==> flow/design.v <==
`timescale 1ns / 1ps
module axi_timer_averager_functional (
    input  logic        CLK            ,
    input  logic        RESET          ,
    input  logic        START_TIMER    ,
    input  logic        STOP_TIMER     ,
    input  logic        AVG_MSMT_ENABLE,
    input  logic [ 4:0] AVG_MSMT_LIMIT ,
    output logic [31:0] MSMT_VALUE     ,
    output logic        MSMT_VALID     ,
    output logic [63:0] AVG_MSMT_VALUE ,
    output logic [31:0] MSMT_COUNT     ,
    input  logic [ 3:0] LOAD_EN        ,
    input  logic [31:0] LOAD_DATA      ,
    input  logic [ 3:0] LOAD_STRB      
);
    function automatic logic [31:0] merge_bytes(input logic [31:0] old_value, input logic [31:0] new_value, input logic [3:0] strb);
        for (int b = 0; b < 4; b++)
            merge_bytes[b*8 +: 8] = strb[b] ? new_value[b*8 +: 8] : old_value[b*8 +: 8];
    endfunction
    logic d_start_timer;
    logic start_event  ;
    logic d_stop_timer;
    logic stop_event  ;
    localparam logic IDLE_ST = 1'b0;
    localparam logic MSMT_ST = 1'b1;
    logic [31:0] measurement_value;
    logic current_state;
    logic [31:0] avg_msmt_count;
    logic [31:0] avg_msmt_limit;
    logic [63:0] avg_msmt_value        ;
    logic [63:0] avg_msmt_value_shifted;
    logic        avg_msmt_value_valid  ;
    logic [31:0] avg_msmt_limit_rom [0:31];
    always_comb begin
        for (int i = 0; i < 32; i++)
            avg_msmt_limit_rom[i] = 32'h00000001 << i;
    end
    logic d_avg_msmt_enable;
    logic avg_msmt_event;
    always_ff @(posedge CLK) begin : MSMT_COUNT_processing  
        if (RESET)
            MSMT_COUNT <= 32'd1;
        else
            MSMT_COUNT <= avg_msmt_count + 1;
    end 
    always_comb begin 
        MSMT_VALUE = measurement_value;
    end 
    always_ff @(posedge CLK) begin 
        if (RESET)
            d_start_timer <= 1'b0;
        else
            d_start_timer <= START_TIMER ;
    end 
    always_ff @(posedge CLK) begin 
        if (RESET) begin 
            start_event <= 1'b0;
        end else if (!d_start_timer & START_TIMER) begin 
            start_event <= 1'b1;
        end else begin 
            start_event <= 1'b0;
        end 
    end 
    always_ff @(posedge CLK) begin 
        if (RESET)
            d_stop_timer <= 1'b0;
        else
            d_stop_timer <= STOP_TIMER;
    end 
    always_ff @(posedge CLK) begin 
        if (RESET) begin 
            stop_event <= 1'b0;
        end else if (!d_stop_timer & STOP_TIMER) begin 
            stop_event <= 1'b1;
        end else begin 
            stop_event <= 1'b0;
        end 
    end 
    always_ff @(posedge CLK) begin : current_state_processing 
        if (RESET) begin 
            current_state <= IDLE_ST;
        end else begin 
            case (current_state)
                IDLE_ST : 
                    if (start_event) begin 
                        current_state <= MSMT_ST;
                    end else begin 
                        current_state <= current_state;
                    end 
                MSMT_ST : 
                    if (stop_event) begin 
                        current_state <= IDLE_ST;
                    end else begin 
                        current_state <= current_state;
                    end 
                default : 
                    current_state <= current_state;
            endcase  
        end 
    end 
    always_ff @(posedge CLK) begin : measurement_value_processing 
        if (RESET) begin 
            measurement_value <= '0;
        end else if (LOAD_EN[3]) begin 
            measurement_value <= merge_bytes(measurement_value, LOAD_DATA, LOAD_STRB);
        end else begin 
            case (current_state)
                MSMT_ST : 
                    measurement_value <= measurement_value + 1;
                default : 
                    measurement_value <= '0;
            endcase  
        end 
    end 
    always_ff @(posedge CLK) begin : MSMT_VALID_processing 
        if (RESET) begin 
            MSMT_VALID <= 1'b0;
        end else begin 
            case (current_state) 
                MSMT_ST : 
                    if (stop_event) begin 
                        MSMT_VALID <= 1'b1;
                    end else begin 
                        MSMT_VALID <= 1'b0;
                    end 
                default : 
                    MSMT_VALID <= 1'b0;
            endcase  
        end 
    end 
    always_ff @(posedge CLK) begin : avg_msmt_count_processing 
        if (RESET) begin 
            avg_msmt_count <= '0;
        end else if (LOAD_EN[2]) begin 
            avg_msmt_count <= merge_bytes(avg_msmt_count, LOAD_DATA, LOAD_STRB);
        end else if ((avg_msmt_count == avg_msmt_limit) | !AVG_MSMT_ENABLE) begin 
            avg_msmt_count <= '0;
        end else begin 
            if (MSMT_VALID) begin 
                avg_msmt_count <= avg_msmt_count + 1;
            end else begin 
                avg_msmt_count <= avg_msmt_count;
            end 
        end 
    end 
    always_ff @(posedge CLK) begin : d_avg_msmt_enable_processing 
        if (RESET)
            d_avg_msmt_enable <= 1'b0;
        else
            d_avg_msmt_enable <= AVG_MSMT_ENABLE;
    end 
    always_ff @(posedge CLK) begin 
        if (RESET) begin 
            avg_msmt_event <= 1'b0;
        end else if (AVG_MSMT_ENABLE & !d_avg_msmt_enable) begin 
            avg_msmt_event <= 1'b1;
        end else begin 
            avg_msmt_event <= 1'b0;
        end 
    end 
    always_ff @(posedge CLK) begin : avg_msmt_limit_processing 
        if (RESET) begin 
            avg_msmt_limit <= '0;
        end else if (avg_msmt_event) begin 
            avg_msmt_limit <= avg_msmt_limit_rom[AVG_MSMT_LIMIT];
        end else begin 
            avg_msmt_limit <= avg_msmt_limit;
        end 
    end 
    always_ff @(posedge CLK) begin : avg_msmt_value_processing 
        if (RESET) begin 
            avg_msmt_value <= '0;
        end else if (LOAD_EN[0]) begin 
            avg_msmt_value[31:0] <= merge_bytes(avg_msmt_value[31:0], LOAD_DATA, LOAD_STRB);
        end else if (LOAD_EN[1]) begin 
            avg_msmt_value[63:32] <= merge_bytes(avg_msmt_value[63:32], LOAD_DATA, LOAD_STRB);
        end else if (avg_msmt_limit == avg_msmt_count) begin 
            avg_msmt_value <= '0;
        end else begin 
            if (AVG_MSMT_ENABLE) begin 
                if (MSMT_VALID) begin 
                        avg_msmt_value <= avg_msmt_value + measurement_value;
                end else begin 
                    avg_msmt_value <= avg_msmt_value;
                end 
            end else begin 
                avg_msmt_value <= '0;
            end 
        end 
    end 
    always_ff @(posedge CLK) begin : avg_msmt_value_shifted_processing 
        if (RESET) begin 
            avg_msmt_value_shifted <= '0;
        end else begin 
            case (AVG_MSMT_LIMIT) 
                5'h00   : avg_msmt_value_shifted <= avg_msmt_value[63:0];
                5'h01   : avg_msmt_value_shifted <= avg_msmt_value[63:1];
                5'h02   : avg_msmt_value_shifted <= avg_msmt_value[63:2];
                5'h03   : avg_msmt_value_shifted <= avg_msmt_value[63:3];
                5'h04   : avg_msmt_value_shifted <= avg_msmt_value[63:4];
                5'h05   : avg_msmt_value_shifted <= avg_msmt_value[63:5];
                5'h06   : avg_msmt_value_shifted <= avg_msmt_value[63:6];
                5'h07   : avg_msmt_value_shifted <= avg_msmt_value[63:7];
                5'h08   : avg_msmt_value_shifted <= avg_msmt_value[63:8];
                5'h09   : avg_msmt_value_shifted <= avg_msmt_value[63:9];
                5'h0a   : avg_msmt_value_shifted <= avg_msmt_value[63:10];
                5'h0b   : avg_msmt_value_shifted <= avg_msmt_value[63:11];
                5'h0c   : avg_msmt_value_shifted <= avg_msmt_value[63:12];
                5'h0d   : avg_msmt_value_shifted <= avg_msmt_value[63:13];
                5'h0e   : avg_msmt_value_shifted <= avg_msmt_value[63:14];
                5'h0f   : avg_msmt_value_shifted <= avg_msmt_value[63:15];
                5'h10   : avg_msmt_value_shifted <= avg_msmt_value[63:16];
                5'h11   : avg_msmt_value_shifted <= avg_msmt_value[63:17];
                5'h12   : avg_msmt_value_shifted <= avg_msmt_value[63:18];
                5'h13   : avg_msmt_value_shifted <= avg_msmt_value[63:19];
                5'h14   : avg_msmt_value_shifted <= avg_msmt_value[63:20];
                5'h15   : avg_msmt_value_shifted <= avg_msmt_value[63:21];
                5'h16   : avg_msmt_value_shifted <= avg_msmt_value[63:22];
                5'h17   : avg_msmt_value_shifted <= avg_msmt_value[63:23];
                5'h18   : avg_msmt_value_shifted <= avg_msmt_value[63:24];
                5'h19   : avg_msmt_value_shifted <= avg_msmt_value[63:25];
                5'h1a   : avg_msmt_value_shifted <= avg_msmt_value[63:26];
                5'h1b   : avg_msmt_value_shifted <= avg_msmt_value[63:27];
                5'h1c   : avg_msmt_value_shifted <= avg_msmt_value[63:28];
                5'h1d   : avg_msmt_value_shifted <= avg_msmt_value[63:29];
                5'h1e   : avg_msmt_value_shifted <= avg_msmt_value[63:30];
                5'h1f   : avg_msmt_value_shifted <= avg_msmt_value[63:31];
                default : avg_msmt_value_shifted <= avg_msmt_value[63:31];
            endcase  
        end 
    end 
    always_ff @(posedge CLK) begin : avg_msmt_value_valid_processing 
        if (RESET) begin 
            avg_msmt_value_valid <= 1'b0;
        end else if (avg_msmt_count == avg_msmt_limit) begin 
            avg_msmt_value_valid <= 1'b1;
        end else begin 
            avg_msmt_value_valid <= 1'b0;
        end 
    end
    always_ff @(posedge CLK) begin 
        if (RESET) begin 
            AVG_MSMT_VALUE <= '0;
        end else if (avg_msmt_value_valid) begin 
            AVG_MSMT_VALUE <= avg_msmt_value_shifted;
        end else begin 
            AVG_MSMT_VALUE <= AVG_MSMT_VALUE;
        end 
    end 
endmodule
`timescale 1 ns / 1 ps
module axi_timer_averager #(
    parameter integer DEFAULT_SAMPLES_SERIE = 2,
    parameter integer S_AXI_LITE_DATA_WIDTH = 32  ,
    parameter integer S_AXI_LITE_ADDR_WIDTH = 32
) (
    input  logic                                 CLK               ,
    input  logic                                 RESETN            ,
    input  logic [    S_AXI_LITE_ADDR_WIDTH-1:0] S_AXI_LITE_AWADDR ,
    input  logic [                          2:0] S_AXI_LITE_AWPROT ,
    input  logic                                 S_AXI_LITE_AWVALID,
    output logic                                 S_AXI_LITE_AWREADY,
    input  logic [    S_AXI_LITE_DATA_WIDTH-1:0] S_AXI_LITE_WDATA  ,
    input  logic [(S_AXI_LITE_DATA_WIDTH/8)-1:0] S_AXI_LITE_WSTRB  ,
    input  logic                                 S_AXI_LITE_WVALID ,
    output logic                                 S_AXI_LITE_WREADY ,
    output logic [                          1:0] S_AXI_LITE_BRESP  ,
    output logic                                 S_AXI_LITE_BVALID ,
    input  logic                                 S_AXI_LITE_BREADY ,
    input  logic [    S_AXI_LITE_ADDR_WIDTH-1:0] S_AXI_LITE_ARADDR ,
    input  logic [                          2:0] S_AXI_LITE_ARPROT ,
    input  logic                                 S_AXI_LITE_ARVALID,
    output logic                                 S_AXI_LITE_ARREADY,
    output logic [    S_AXI_LITE_DATA_WIDTH-1:0] S_AXI_LITE_RDATA  ,
    output logic [                          1:0] S_AXI_LITE_RRESP  ,
    output logic                                 S_AXI_LITE_RVALID ,
    input  logic                                 S_AXI_LITE_RREADY ,
    output logic [                         31:0] MSMT_VALUE        ,
    output logic                                 MSMT_VALID        ,
    input  logic                                 INTR
);
    logic [S_AXI_LITE_ADDR_WIDTH-1:0] axi_awaddr ;
    logic                             axi_awready;
    logic                             axi_wready ;
    logic [                      1:0] axi_bresp  ;
    logic                             axi_bvalid ;
    logic [S_AXI_LITE_ADDR_WIDTH-1:0] axi_araddr ;
    logic                             axi_arready;
    logic [S_AXI_LITE_DATA_WIDTH-1:0] axi_rdata  ;
    logic [                      1:0] axi_rresp  ;
    logic                             axi_rvalid ;
    localparam integer ADDR_LSB          = (S_AXI_LITE_DATA_WIDTH/32) + 1;
    localparam integer OPT_MEM_ADDR_BITS = 5                             ;
    logic                                                            slv_reg_rden                          ;
    logic                                                            slv_reg_wren                          ;
    logic [S_AXI_LITE_DATA_WIDTH-1:0]                                reg_data_out                          ;
    logic                                                            aw_en                                 ;
    logic        start_timer       ;
    logic        stop_timer        ;
    logic        avg_msmt_enable   ;
    logic [ 4:0] avg_msmt_limit    ;
    logic [31:0] msmt_count_reg    ;
    logic [63:0] avg_msmt_value_reg;
    logic [ 3:0] load_en           ;
    always_comb begin : S_AXI_LITE_processing 
        S_AXI_LITE_AWREADY = axi_awready;
        S_AXI_LITE_WREADY  = axi_wready;
        S_AXI_LITE_BRESP   = axi_bresp;
        S_AXI_LITE_BVALID  = axi_bvalid;
        S_AXI_LITE_ARREADY = axi_arready;
        S_AXI_LITE_RDATA   = axi_rdata;
        S_AXI_LITE_RRESP   = axi_rresp;
    end 
    always_ff @( posedge CLK ) begin : S_AXI_LITE_RVALID_proc
        if (~RESETN)
            S_AXI_LITE_RVALID <= 1'b0;
        else
            S_AXI_LITE_RVALID <= axi_rvalid;
    end 
    always_ff @( posedge CLK ) begin : axi_awready_proc
        if (~RESETN)
            axi_awready <= 1'b0;
        else    
            if (~axi_awready & S_AXI_LITE_AWVALID & S_AXI_LITE_WVALID & aw_en)
                axi_awready <= 1'b1;
            else 
                if (S_AXI_LITE_BREADY & axi_bvalid)
                    axi_awready <= 1'b0;
                else
                    axi_awready <= 1'b0;
    end       
    always_ff @( posedge CLK ) begin : aw_en_proc
        if (~RESETN)
            aw_en <= 1'b1;
        else
            if (~axi_awready & S_AXI_LITE_AWVALID & S_AXI_LITE_WVALID & aw_en)
                aw_en <= 1'b0;
            else 
                if (S_AXI_LITE_BREADY & axi_bvalid)
                    aw_en <= 1'b1;
    end       
    always_ff @( posedge CLK ) begin : axi_awaddr_proc
        if (~RESETN)
            axi_awaddr <= '0;
        else
            if (~axi_awready & S_AXI_LITE_AWVALID & S_AXI_LITE_WVALID & aw_en)
                axi_awaddr <= S_AXI_LITE_AWADDR;
    end       
    always_ff @( posedge CLK ) begin : axi_wready_proc
        if (~RESETN)
            axi_wready <= 1'b0;
        else    
            if (~axi_wready & S_AXI_LITE_WVALID & S_AXI_LITE_AWVALID & aw_en )
                axi_wready <= 1'b1;
            else
                axi_wready <= 1'b0;
    end       
    always_comb begin : slv_reg_wren_processing  
        slv_reg_wren = axi_wready & S_AXI_LITE_WVALID & axi_awready & S_AXI_LITE_AWVALID;
    end
    always_ff @( posedge CLK ) begin : axi_bvalid_proc
        if (~RESETN)
            axi_bvalid  <= 1'b0;
        else
            if (axi_awready & S_AXI_LITE_AWVALID & ~axi_bvalid & axi_wready & S_AXI_LITE_WVALID)
                axi_bvalid <= 1'b1;
            else
                if (S_AXI_LITE_BREADY & axi_bvalid)
                    axi_bvalid <= 1'b0; 
    end   
    always_ff @( posedge CLK ) begin : axi_bresp_proc
        if (~RESETN)
            axi_bresp   <= 2'b0;
        else
            if (axi_awready & S_AXI_LITE_AWVALID & ~axi_bvalid & axi_wready & S_AXI_LITE_WVALID)
                axi_bresp  <= 2'b0;  
    end   
    always_ff @( posedge CLK ) begin : axi_arready_proc
        if (~RESETN)
            axi_arready <= 1'b0;
        else    
            if (~axi_arready & S_AXI_LITE_ARVALID)
                axi_arready <= 1'b1;
            else
                axi_arready <= 1'b0;
    end       
    always_ff @( posedge CLK ) begin : axi_araddr_proc
        if (~RESETN)
            axi_araddr  <= 32'b0;
        else    
            if (~axi_arready & S_AXI_LITE_ARVALID)
                axi_araddr  <= S_AXI_LITE_ARADDR;
    end       
    always_ff @( posedge CLK ) begin : axi_rvalid_proc
        if (~RESETN)
            axi_rvalid <= 1'b0;
        else
            if (axi_arready & S_AXI_LITE_ARVALID & ~axi_rvalid)
                axi_rvalid <= 1'b1;
            else 
                if (axi_rvalid & S_AXI_LITE_RREADY)
                    axi_rvalid <= 1'b0;
    end    
    always_ff @( posedge CLK ) begin : axi_rresp_proc
        if (~RESETN)
            axi_rresp  <= '0;
        else
            if (axi_arready & S_AXI_LITE_ARVALID & ~axi_rvalid)
                axi_rresp  <= 2'b0;  
    end    
    always_ff @(posedge CLK) begin : slv_reg_rden_proc
        if (~RESETN)
            slv_reg_rden <= 1'b0;
        else
            slv_reg_rden <= axi_arready & S_AXI_LITE_ARVALID & ~axi_rvalid;
    end 
    always_ff @(posedge CLK) begin
        if (~RESETN)
            reg_data_out <= '0;
        else
        case ( axi_araddr[ADDR_LSB+OPT_MEM_ADDR_BITS:ADDR_LSB] )
            8'h00   : reg_data_out <= {31'b0, stop_timer};
            8'h01   : reg_data_out <= {16'b0, 3'b0, avg_msmt_limit, 7'b0, avg_msmt_enable};
            8'h02   : reg_data_out <= avg_msmt_value_reg[31:0];
            8'h03   : reg_data_out <= avg_msmt_value_reg[63:32];
            8'h04   : reg_data_out <= msmt_count_reg[31:0];
            default : reg_data_out <= '0;
        endcase
    end
    always_ff @(posedge CLK) begin
        if (~RESETN)
            axi_rdata <= '0;
        else if (slv_reg_rden)
            axi_rdata <= reg_data_out;      
    end    
    always_ff @(posedge CLK) begin : stop_timer_processing 
        if (~RESETN) begin 
            stop_timer <= 1'b0;
        end else begin 
            if (slv_reg_wren) begin 
                if (axi_awaddr[ADDR_LSB + OPT_MEM_ADDR_BITS : ADDR_LSB] == 0) begin 
                    if (S_AXI_LITE_WSTRB[0]) begin 
                        stop_timer <= S_AXI_LITE_WDATA[0];
                    end else begin 
                        stop_timer <= 1'b0;
                    end 
                end else begin 
                    stop_timer <= 1'b0;
                end 
            end else begin 
                stop_timer <= 1'b0;
            end 
        end 
    end 
    always_ff @(posedge CLK) begin : avg_msmt_enable_processing 
        if (~RESETN) begin 
            avg_msmt_enable <= 1'b0;
        end else begin 
            if (slv_reg_wren) begin 
                if (axi_awaddr[ADDR_LSB + OPT_MEM_ADDR_BITS : ADDR_LSB] == 1) begin 
                    if (S_AXI_LITE_WSTRB[0]) begin 
                        avg_msmt_enable <= S_AXI_LITE_WDATA[0];
                    end else begin 
                        avg_msmt_enable <= avg_msmt_enable;
                    end 
                end else begin 
                    avg_msmt_enable <= avg_msmt_enable;
                end 
            end else begin 
                avg_msmt_enable <= avg_msmt_enable;
            end 
        end 
    end 
    always_ff @(posedge CLK) begin : avg_msmt_limit_processing 
        if (~RESETN) begin 
            avg_msmt_limit <= DEFAULT_SAMPLES_SERIE;
        end else begin 
            if (slv_reg_wren) begin 
                if (axi_awaddr[ADDR_LSB + OPT_MEM_ADDR_BITS : ADDR_LSB] == 1) begin 
                    if (S_AXI_LITE_WSTRB[1]) begin 
                        avg_msmt_limit <= S_AXI_LITE_WDATA[12:8];
                    end else begin 
                        avg_msmt_limit <= avg_msmt_limit;
                    end 
                end else begin 
                    avg_msmt_limit <= avg_msmt_limit;
                end 
            end else begin 
                avg_msmt_limit <= avg_msmt_limit;
            end 
        end 
    end 
    always_ff @(posedge CLK) begin : start_timer_processing 
        if (~RESETN)
            start_timer <= 1'b0;
        else
            start_timer <= INTR;
    end 
    always_comb begin : load_en_processing 
        load_en[0] = slv_reg_wren & (axi_awaddr[ADDR_LSB + OPT_MEM_ADDR_BITS : ADDR_LSB] == 2);
        load_en[1] = slv_reg_wren & (axi_awaddr[ADDR_LSB + OPT_MEM_ADDR_BITS : ADDR_LSB] == 3);
        load_en[2] = slv_reg_wren & (axi_awaddr[ADDR_LSB + OPT_MEM_ADDR_BITS : ADDR_LSB] == 4);
        load_en[3] = slv_reg_wren & (axi_awaddr[ADDR_LSB + OPT_MEM_ADDR_BITS : ADDR_LSB] == 5);
    end
    axi_timer_averager_functional axi_timer_averager_functional_inst (
        .CLK            (CLK               ),
        .RESET          (~RESETN           ),
        .START_TIMER    (start_timer       ),
        .STOP_TIMER     (stop_timer        ),
        .AVG_MSMT_ENABLE(avg_msmt_enable   ),
        .AVG_MSMT_LIMIT (avg_msmt_limit    ),
        .MSMT_VALUE     (MSMT_VALUE        ),
        .MSMT_VALID     (MSMT_VALID        ),
        .AVG_MSMT_VALUE (avg_msmt_value_reg),
        .MSMT_COUNT     (msmt_count_reg    ),
        .LOAD_EN        (load_en           ),
        .LOAD_DATA      (S_AXI_LITE_WDATA  ),
        .LOAD_STRB      (S_AXI_LITE_WSTRB  )
    );
endmodule
# Step by step through the tools: axi_timer_averager
# Module axi_timer_averager before and after one edit of its RTL, step after step.
# "orig" refers to lines of the RTL above, "edited" to lines of the edited file.
# "delta" is "edited" less "orig", of the values as shown; "change_rel_pct" is that difference over "orig", in percent.
# Cell names lack the library's common part.
# Not given: --
dict set report setup {
  design {axi_timer_averager}
  clock_port {CLK}
  lib {sky130hd}
  lib_corner {tt_025C_1v80}
}

# Diff
# The edit as a unified diff against the file above.
# The edit is scripted: it alters the design's behaviour and was not made to optimise anything.
# begin of diff
@@ -504,4 +504,7 @@
         load_en[3] = slv_reg_wren & (axi_awaddr[ADDR_LSB + OPT_MEM_ADDR_BITS : ADDR_LSB] == 5);
     end
+    wire [63:0] avg_msmt_value_reg_p, avg_msmt_value_reg_n;
+    wire [                         31:0] MSMT_VALUE_p, MSMT_VALUE_n;
+    wire MSMT_VALID_p, MSMT_VALID_n;
     axi_timer_averager_functional axi_timer_averager_functional_inst (
         .CLK            (CLK               ),
@@ -511,7 +514,7 @@
         .AVG_MSMT_ENABLE(avg_msmt_enable   ),
         .AVG_MSMT_LIMIT (avg_msmt_limit    ),
-        .MSMT_VALUE     (MSMT_VALUE        ),
-        .MSMT_VALID     (MSMT_VALID        ),
-        .AVG_MSMT_VALUE (avg_msmt_value_reg),
+        .MSMT_VALUE     (MSMT_VALUE_p        ),
+        .MSMT_VALID     (MSMT_VALID_p        ),
+        .AVG_MSMT_VALUE (avg_msmt_value_reg_p),
         .MSMT_COUNT     (msmt_count_reg    ),
         .LOAD_EN        (load_en           ),
@@ -519,3 +522,11 @@
         .LOAD_STRB      (S_AXI_LITE_WSTRB  )
     );
+    axi_timer_averager_functional axi_timer_averager_functional_inst_twin (.CLK(CLK), .RESET(~RESETN),
+        .START_TIMER(start_timer), .STOP_TIMER(stop_timer), .AVG_MSMT_ENABLE(avg_msmt_enable),
+        .AVG_MSMT_LIMIT(~avg_msmt_limit), .MSMT_VALUE(MSMT_VALUE_n), .MSMT_VALID(MSMT_VALID_n),
+        .AVG_MSMT_VALUE(avg_msmt_value_reg_n), .LOAD_EN(load_en), .LOAD_DATA(S_AXI_LITE_WDATA),
+        .LOAD_STRB(S_AXI_LITE_WSTRB));
+    assign avg_msmt_value_reg = avg_msmt_value_reg_p ^ avg_msmt_value_reg_n;
+    assign MSMT_VALUE = MSMT_VALUE_p ^ MSMT_VALUE_n;
+    assign MSMT_VALID = MSMT_VALID_p ^ MSMT_VALID_n;
 endmodule
# end of diff

# Word-level counts
# Yosys after proc, flatten, opt, wreduce and memory -nomap, before mapping. Print and check cells are not counted.
# element orig edited delta change_rel_pct
set word_totals {}
lappend word_totals {regBits 425 716 291 68.47}
lappend word_totals {in_bits 114 114 0 0.00}
lappend word_totals {output_inout_bits 74 74 0 0.00}
lappend word_totals {wordCells 207 306 99 47.83}
# element orig edited delta change_rel_pct
set op_classes {}
lappend op_classes {add_sub_neg 3 6 3 100.00}
lappend op_classes {equal 61 96 35 57.38}
lappend op_classes {muxes 38 56 18 47.37}
lappend op_classes {n_logic 33 39 6 18.18}
lappend op_classes {reduce_and_logical 27 42 15 55.56}
# cell orig edited delta change_rel_pct
set op_table {}
lappend op_table {{equality test 5 bit (second input constant)} 16 32 16 100.00}
lappend op_table {{two-way mux 32 bit} 14 28 14 100.00}
lappend op_table {{AND reduction 3 bit} 10 18 8 80.00}
lappend op_table {{equality test 5 x 4 -> 1 bit (second input constant)} 8 16 8 100.00}
lappend op_table {{AND reduction 2 bit} 5 10 5 100.00}
lappend op_table {{equality test 5 x 3 -> 1 bit (second input constant)} 4 8 4 100.00}
lappend op_table {{adder 32 x 1 -> 32 bit (second input constant)} 2 4 2 100.00}
lappend op_table {{equality test 32 bit} 2 4 2 100.00}
lappend op_table {{equality test 5 x 2 -> 1 bit (second input constant)} 2 4 2 100.00}
lappend op_table {{inequality test 4 x 1 -> 1 bit (second input constant)} 2 4 2 100.00}
lappend op_table {{two-way mux 1 bit} 16 17 1 6.25}
lappend op_table {{inverter 1 bit} 7 8 1 14.29}
lappend op_table {{adder 64 x 32 -> 64 bit} 1 2 1 100.00}
lappend op_table {{equality test 5 x 1 -> 1 bit (second input constant)} 1 2 1 100.00}
lappend op_table {{logical NOT 5 bit} 1 2 1 100.00}
lappend op_table {{bitwise OR 1 bit} 1 2 1 100.00}
lappend op_table {{parallel mux 1 bit (select 2 bit)} 1 2 1 100.00}
lappend op_table {{parallel mux 32 bit (select 32 bit)} 1 2 1 100.00}
lappend op_table {{parallel mux 64 bit (select 32 bit)} 1 2 1 100.00}
lappend op_table {{nonzero test 3 bit} 1 2 1 100.00}
lappend op_table {{inverter 5 bit} 0 1 1 --}
lappend op_table {{XOR 1 bit} 0 1 1 --}
lappend op_table {{XOR 32 bit} 0 1 1 --}
lappend op_table {{XOR 64 bit} 0 1 1 --}
# Operator kinds equal on both sides are left out: 11.

# Depth
# Depth = most cells in a row (Yosys ltp): at word level without a register or memory, in the mapped netlist without a sequential cell, where the memories' decode and read muxes count.
# element orig edited delta change_rel_pct
set depth {}
lappend depth {ltp_word 6 6 0 0.00}
lappend depth {ABC_AREA 0 0 -- --}
lappend depth {mapped_depth 11 13 2 18.18}
lappend depth {mapped_depth_nobuf 11 12 1 9.09}

# After synthesis
# Source: synth_stat.txt of the flow (Yosys; design flattened, memories mapped). It holds for the ABC_AREA given above (unset counts as 0); a run with the other value may have another netlist.
# element orig edited delta change_rel_pct
set mapped {}
lappend mapped {cell_count 3579 6861 3282 91.70}
lappend mapped {synth_area_um2 28414.8 52551.7 24136.9 84.94}
lappend mapped {sequential_area_um2 8428.1 14253.7 5825.6 69.12}
lappend mapped {ff_cells 421 712 291 69.12}
lappend mapped {buffers 494 969 475 96.15}
# type orig edited delta change_rel_pct
set types {}
lappend types {clkbuf_1 393 754 361 91.86}
lappend types {a21oi_1 132 460 328 248.48}
lappend types {a22oi_1 257 563 306 119.07}
lappend types {nand2_1 142 435 293 206.34}
lappend types {dfxtp_1 421 712 291 69.12}
lappend types {o21ai_0 86 344 258 300.00}
lappend types {xor2_1 48 202 154 320.83}
lappend types {a221oi_1 226 374 148 65.49}
lappend types {nor2_1 425 572 147 34.59}
lappend types {nand3_1 85 199 114 134.12}
lappend types {mux2i_1 161 255 94 58.39}
lappend types {a22o_1 210 296 86 40.95}
lappend types {buf_1 46 121 75 163.04}
lappend types {nand2b_1 6 78 72 1200.00}
lappend types {nand4_1 141 210 69 48.94}
lappend types {a31oi_1 40 95 55 137.50}
lappend types {o221a_2 11 66 55 500.00}
lappend types {a222oi_1 78 123 45 57.69}
# Cell types equal on both sides are left out: 6.
# The list need not be complete.
# By module: a second synthesis without flattening, with its own total; a netlist apart from the flattened one above.
# element orig edited delta change_rel_pct
set hier_totals {}
lappend hier_totals {hier_cells 3682 7054 3372 91.58}
lappend hier_totals {area_unflattened_um2 28947.8 54447.2 25499.4 88.09}
# Each row is one instance without its submodules.
# module n_inst cells mod_area_um2 mod_seq_area_um2
set by_module_orig {}
lappend by_module_orig {axi_timer_averager_functional 1 3271 24967.7 6586.3}
lappend by_module_orig {axi_timer_averager 1 411 3980.1 1841.8}
# module n_inst cells mod_area_um2 mod_seq_area_um2
set by_module_edited {}
lappend by_module_edited {axi_timer_averager_functional 2 3271 24967.7 6586.3}
lappend by_module_edited {axi_timer_averager 1 512 4511.8 1841.8}

# Worst setup path after synthesis
# OpenSTA on the mapped netlist: ideal clock, no wires. The path of least setup slack (recovery checks aside). Input and output delay are each 20% of the period. Register names are those of the netlist, which keeps one name where synthesis merged equal registers.
# element orig edited delta change_rel_pct
set synth_path {}
lappend synth_path {path_type {input -> register} {input -> register} -- --}
lappend synth_path {startpoint {input port S_AXI_LITE_WVALID} {input port S_AXI_LITE_WVALID} -- --}
lappend synth_path {endpoint {register axi_timer_averager_functional_inst.measurement_value[21]} {register axi_timer_averager_functional_inst_twin.avg_msmt_count[14]} -- --}
lappend synth_path {period_ns 8.0 8.0 0.0 0.00}
lappend synth_path {in_delay_ns 1.600 1.600 0.000 0.00}
lappend synth_path {setup_time_ns 0.122 0.119 -0.003 --}
lappend synth_path {launch_ns 1.600 1.600 0.000 0.00}
lappend synth_path {arrival_ns 3.253 3.545 0.292 8.98}
lappend synth_path {required_ns 7.878 7.881 0.003 0.04}
lappend synth_path {slack_ns 4.625 4.336 -0.289 --}
lappend synth_path {path_delay_ns 1.775 2.064 0.289 16.28}
lappend synth_path {driving_pins 8 9 1 12.50}
lappend synth_path {n_path_buf 2 3 1 50.00}
lappend synth_path {period_less_setup_slack_ns 3.375 3.664 0.289 8.56}
# "path_delay_ns" = arrival - input delay + setup time.
# "driving_pins" counts driving pins, that of a launching flip-flop among them; a cell with two outputs on the path counts twice.
# "period_less_setup_slack_ns" = period - worst setup slack (recovery checks aside). The figure is calculated, with input and output delays left at 20% of the set period.
# Between the ends stands the longest chain of elaborated cells between them, by number of cells; it is not shown to be the way that was timed. Of several equally long chains one is given.
# Each line given opens the expression or statement behind the cell; cells for indexed reads and writes are added by Yosys, which also makes memories of some case tables.
# At most two assigning lines are given for a register; there are more.
dict set report synth_between_orig {
  cell_sequence {nand4_1 > nor3_1 > nand4_1 > nand2_1 > buf_1 > clkbuf_1 > o22ai_1 > o311a_1}
  elab_chain_len 5
  cells_between 6
  cone_lines 3
  cone_classes {1 x eq/ne; 1 x mux; 4 x logic}
}
# element line_no
set synth_rtl_orig {}
lappend synth_rtl_orig {{start: declaration} 266} ;# input  logic                                 S_AXI_LITE_WVALID ,
lappend synth_rtl_orig {{AND 1 bit (3 in a row)} 360} ;# slv_reg_wren = axi_wready & S_AXI_LITE_WVALID & axi_awready & S_AXI_LITE_AWVALID;
lappend synth_rtl_orig {{AND 1 bit} 504} ;# load_en[3] = slv_reg_wren & (axi_awaddr[ADDR_LSB + OPT_MEM_ADDR_BITS : ADDR_LSB] == 5);
lappend synth_rtl_orig {{two-way mux 32 bit} 105} ;# end else if (LOAD_EN[3]) begin
lappend synth_rtl_orig {{end: assignment} 106} ;# measurement_value <= merge_bytes(measurement_value, LOAD_DATA, LOAD_STRB);
lappend synth_rtl_orig {{end: assignment} 110} ;# measurement_value <= measurement_value + 1;
lappend synth_rtl_orig {{end: declaration} 27} ;# logic [31:0] measurement_value;
dict set report synth_between_edited {
  cell_sequence {and4_1 > clkbuf_1 > nand2_1 > or4b_1 > o211ai_1 > buf_2 > buf_2 > o21ai_0 > o221a_2}
  elab_chain_len 6
  cells_between 8
  cone_lines 3
  cone_classes {1 x eq/ne; 1 x mux; 4 x logic; 2 x reduce/logical}
}
# element line_no
set synth_rtl_edited {}
lappend synth_rtl_edited {{start: declaration} 266} ;# input  logic                                 S_AXI_LITE_WVALID ,
lappend synth_rtl_edited {{AND 1 bit (3 in a row)} 360} ;# slv_reg_wren = axi_wready & S_AXI_LITE_WVALID & axi_awready & S_AXI_LITE_AWVALID;
lappend synth_rtl_edited {{AND 1 bit} 503} ;# load_en[2] = slv_reg_wren & (axi_awaddr[ADDR_LSB + OPT_MEM_ADDR_BITS : ADDR_LSB] == 4);
lappend synth_rtl_edited {{nonzero test 3 bit} --}
lappend synth_rtl_edited {{AND reduction 2 bit} --}
lappend synth_rtl_edited {{end: assignment} 141} ;# avg_msmt_count <= avg_msmt_count + 1;
lappend synth_rtl_edited {{end: assignment} 143} ;# avg_msmt_count <= avg_msmt_count;
lappend synth_rtl_edited {{end: declaration} 29} ;# logic [31:0] avg_msmt_count;

# Path in the finished layout
# Path of least setup slack in the final report of each run of pair A (OpenROAD, finished layout, wires in). Where an end is a register, its clock arrival counts in the times.
# element orig edited delta change_rel_pct
set layout_path {}
lappend layout_path {path_type {register -> register} {register -> register} -- --}
lappend layout_path {startpoint {register axi_timer_averager_functional_inst.measurement_value[0]} {register avg_msmt_limit[4]} -- --}
lappend layout_path {endpoint {register axi_timer_averager_functional_inst.avg_msmt_value[44]} {register axi_timer_averager_functional_inst_twin.avg_msmt_value_shifted[4]} -- --}
lappend layout_path {period_ns 4.58 4.58 0.00 0.00}
lappend layout_path {setup_time_ns 0.10 0.20 0.10 --}
lappend layout_path {launch_ns 0.63 0.69 0.06 9.52}
lappend layout_path {arrival_ns 4.41 4.58 0.17 3.85}
lappend layout_path {required_ns 5.09 5.06 -0.03 -0.59}
lappend layout_path {slack_ns 0.68 0.49 -0.19 --}
lappend layout_path {driving_pins 12 9 -3 -25.00}
lappend layout_path {n_path_buf 0 1 1 --}
# Between the ends stands the longest chain of elaborated cells between them, by number of cells; it is not shown to be the way that was timed. Of several equally long chains one is given.
# At most two assigning lines are given for a register; there are more.
dict set report layout_between_orig {
  cell_sequence {dfxtp_1 > ha_1 > inv_1 > fa_1 > and2b_1 > o31a_1 > o31ai_2 > a221o_1 > a211oi_4 > o21ai_2 > or3_1 > a32o_1}
  elab_chain_len 5
  cells_between 5
  cone_lines 5
  cone_classes {1 x add/sub; 4 x mux}
}
# element line_no
set layout_rtl_orig {}
lappend layout_rtl_orig {{start: declaration} 27} ;# logic [31:0] measurement_value;
lappend layout_rtl_orig {{start: assignment} 106} ;# measurement_value <= merge_bytes(measurement_value, LOAD_DATA, LOAD_STRB);
lappend layout_rtl_orig {{start: assignment} 110} ;# measurement_value <= measurement_value + 1;
lappend layout_rtl_orig {{adder 64 x 32 -> 64 bit} 183} ;# avg_msmt_value <= avg_msmt_value + measurement_value;
lappend layout_rtl_orig {{two-way mux 32 bit} 182} ;# if (MSMT_VALID) begin
lappend layout_rtl_orig {{two-way mux 32 bit} 181} ;# if (AVG_MSMT_ENABLE) begin
lappend layout_rtl_orig {{two-way mux 32 bit} 178} ;# end else if (avg_msmt_limit == avg_msmt_count) begin
lappend layout_rtl_orig {{two-way mux 32 bit} 176} ;# end else if (LOAD_EN[1]) begin
lappend layout_rtl_orig {{end: assignment} 177} ;# avg_msmt_value[63:32] <= merge_bytes(avg_msmt_value[63:32], LOAD_DATA, LOAD_STRB);
lappend layout_rtl_orig {{end: assignment} 183}
lappend layout_rtl_orig {{end: declaration} 31} ;# logic [63:0] avg_msmt_value        ;
dict set report layout_between_edited {
  cell_sequence {dfxtp_4 > nand2b_1 > nor2_4 > buf_4 > a22o_1 > a221oi_1 > nand4_1 > nor3_1 > nor2_1}
  elab_chain_len 3
  cells_between 34
  cone_classes {31 x eq/ne; 1 x mux; 1 x logic; 1 x reduce/logical}
}
# element line_no
set layout_rtl_edited {}
lappend layout_rtl_edited {{start: declaration} 302} ;# logic [ 4:0] avg_msmt_limit    ;
lappend layout_rtl_edited {{start: assignment} 482} ;# avg_msmt_limit <= S_AXI_LITE_WDATA[12:8];
lappend layout_rtl_edited {{start: assignment} 484} ;# avg_msmt_limit <= avg_msmt_limit;
lappend layout_rtl_edited {{inverter 5 bit} 526} ;# .AVG_MSMT_LIMIT(~avg_msmt_limit), .MSMT_VALUE(MSMT_VALUE_n), .MSMT_VALID(MSMT_VALID_n),
lappend layout_rtl_edited {{equality test 5 bit} 196} ;# case (AVG_MSMT_LIMIT)
lappend layout_rtl_edited {{parallel mux 64 bit (select 32 bit)} 196}
lappend layout_rtl_edited {{end: assignment} 197} ;# 5'h00   : avg_msmt_value_shifted <= avg_msmt_value[63:0];
lappend layout_rtl_edited {{end: assignment} 198} ;# 5'h01   : avg_msmt_value_shifted <= avg_msmt_value[63:1];
lappend layout_rtl_edited {{end: declaration} 32} ;# logic [63:0] avg_msmt_value_shifted;

# Layout results
# Both versions went through the flow (Yosys, OpenROAD) with the same settings in each pair. Constraints: input delay and output delay 20% of the set period each, output load 0.01 pF.
dict set report flow_settings_pair_A {
  CELL_PAD_IN_SITES_DETAIL_PLACEMENT 1
  CELL_PAD_IN_SITES_GLOBAL_PLACEMENT 2
  CORE_UTILIZATION 35
  GPL_ROUTABILITY_DRIVEN 1
  period_ns 4.58
  CAP_MARGIN 20
  CORE_MARGIN 2
  SLEW_MARGIN 20
}
# element orig edited delta change_rel_pct
set measured_pair_A {}
lappend measured_pair_A {synthArea_um2 28414.8 52551.7 24136.9 84.94}
lappend measured_pair_A {dieArea_um2 83480.5 153264.0 69783.5 83.59}
lappend measured_pair_A {final_stdcell_area_um2 32851.5 60100.1 27248.6 82.94}
lappend measured_pair_A {final_util_pct 40.9 40.2 -0.7 --}
lappend measured_pair_A {fin_ws_ns 0.682 0.487 -0.195 --}
lappend measured_pair_A {total_negative_slack_ns 0.000 0.000 0.000 --}
lappend measured_pair_A {fin_hold_ws_ns 0.389 0.379 -0.010 --}
lappend measured_pair_A {design_power_uw 8397 14587 6190 73.72}
lappend measured_pair_A {achievedPeriod_ns 3.898 4.093 0.195 5.00}
dict set report flow_settings_pair_B {
  CELL_PAD_IN_SITES_DETAIL_PLACEMENT 1
  CELL_PAD_IN_SITES_GLOBAL_PLACEMENT 2
  CORE_MARGIN 6
  CORE_UTILIZATION 16
  CTS_CLUSTER_DIAMETER 256
  GPL_ROUTABILITY_DRIVEN 1
  GPL_TIMING_DRIVEN 1
  MAX_ROUTING_LAYER {met5}
  PLACE_DENSITY_LB_ADDON 0.27
  SETUP_SLACK_MARGIN 0.87
  TNS_END_PERCENT 5
  period_ns 5.44
  CAP_MARGIN 20
  SLEW_MARGIN 20
}
# element orig edited delta change_rel_pct
set measured_pair_B {}
lappend measured_pair_B {synthArea_um2 28414.8 52551.7 24136.9 84.94}
lappend measured_pair_B {dieArea_um2 187849.0 342348.0 154499.0 82.25}
lappend measured_pair_B {final_stdcell_area_um2 34347.9 62165.9 27818.0 80.99}
lappend measured_pair_B {final_util_pct 19.5 19.1 -0.4 --}
lappend measured_pair_B {fin_ws_ns 1.261 1.043 -0.218 --}
lappend measured_pair_B {total_negative_slack_ns 0.000 0.000 0.000 --}
lappend measured_pair_B {fin_hold_ws_ns 0.381 0.381 0.000 --}
lappend measured_pair_B {design_power_uw 7081 12054 4973 70.23}
lappend measured_pair_B {achievedPeriod_ns 4.179 4.397 0.218 5.22}
# "achievedPeriod_ns": clock period set for the run, less the worst setup slack. It is reckoned from that one timing run; input and output delays stay at 20% of the period that was set.
# "design_power_uw" rests on the timing tool's default activity at the inputs, not on a simulated workload.
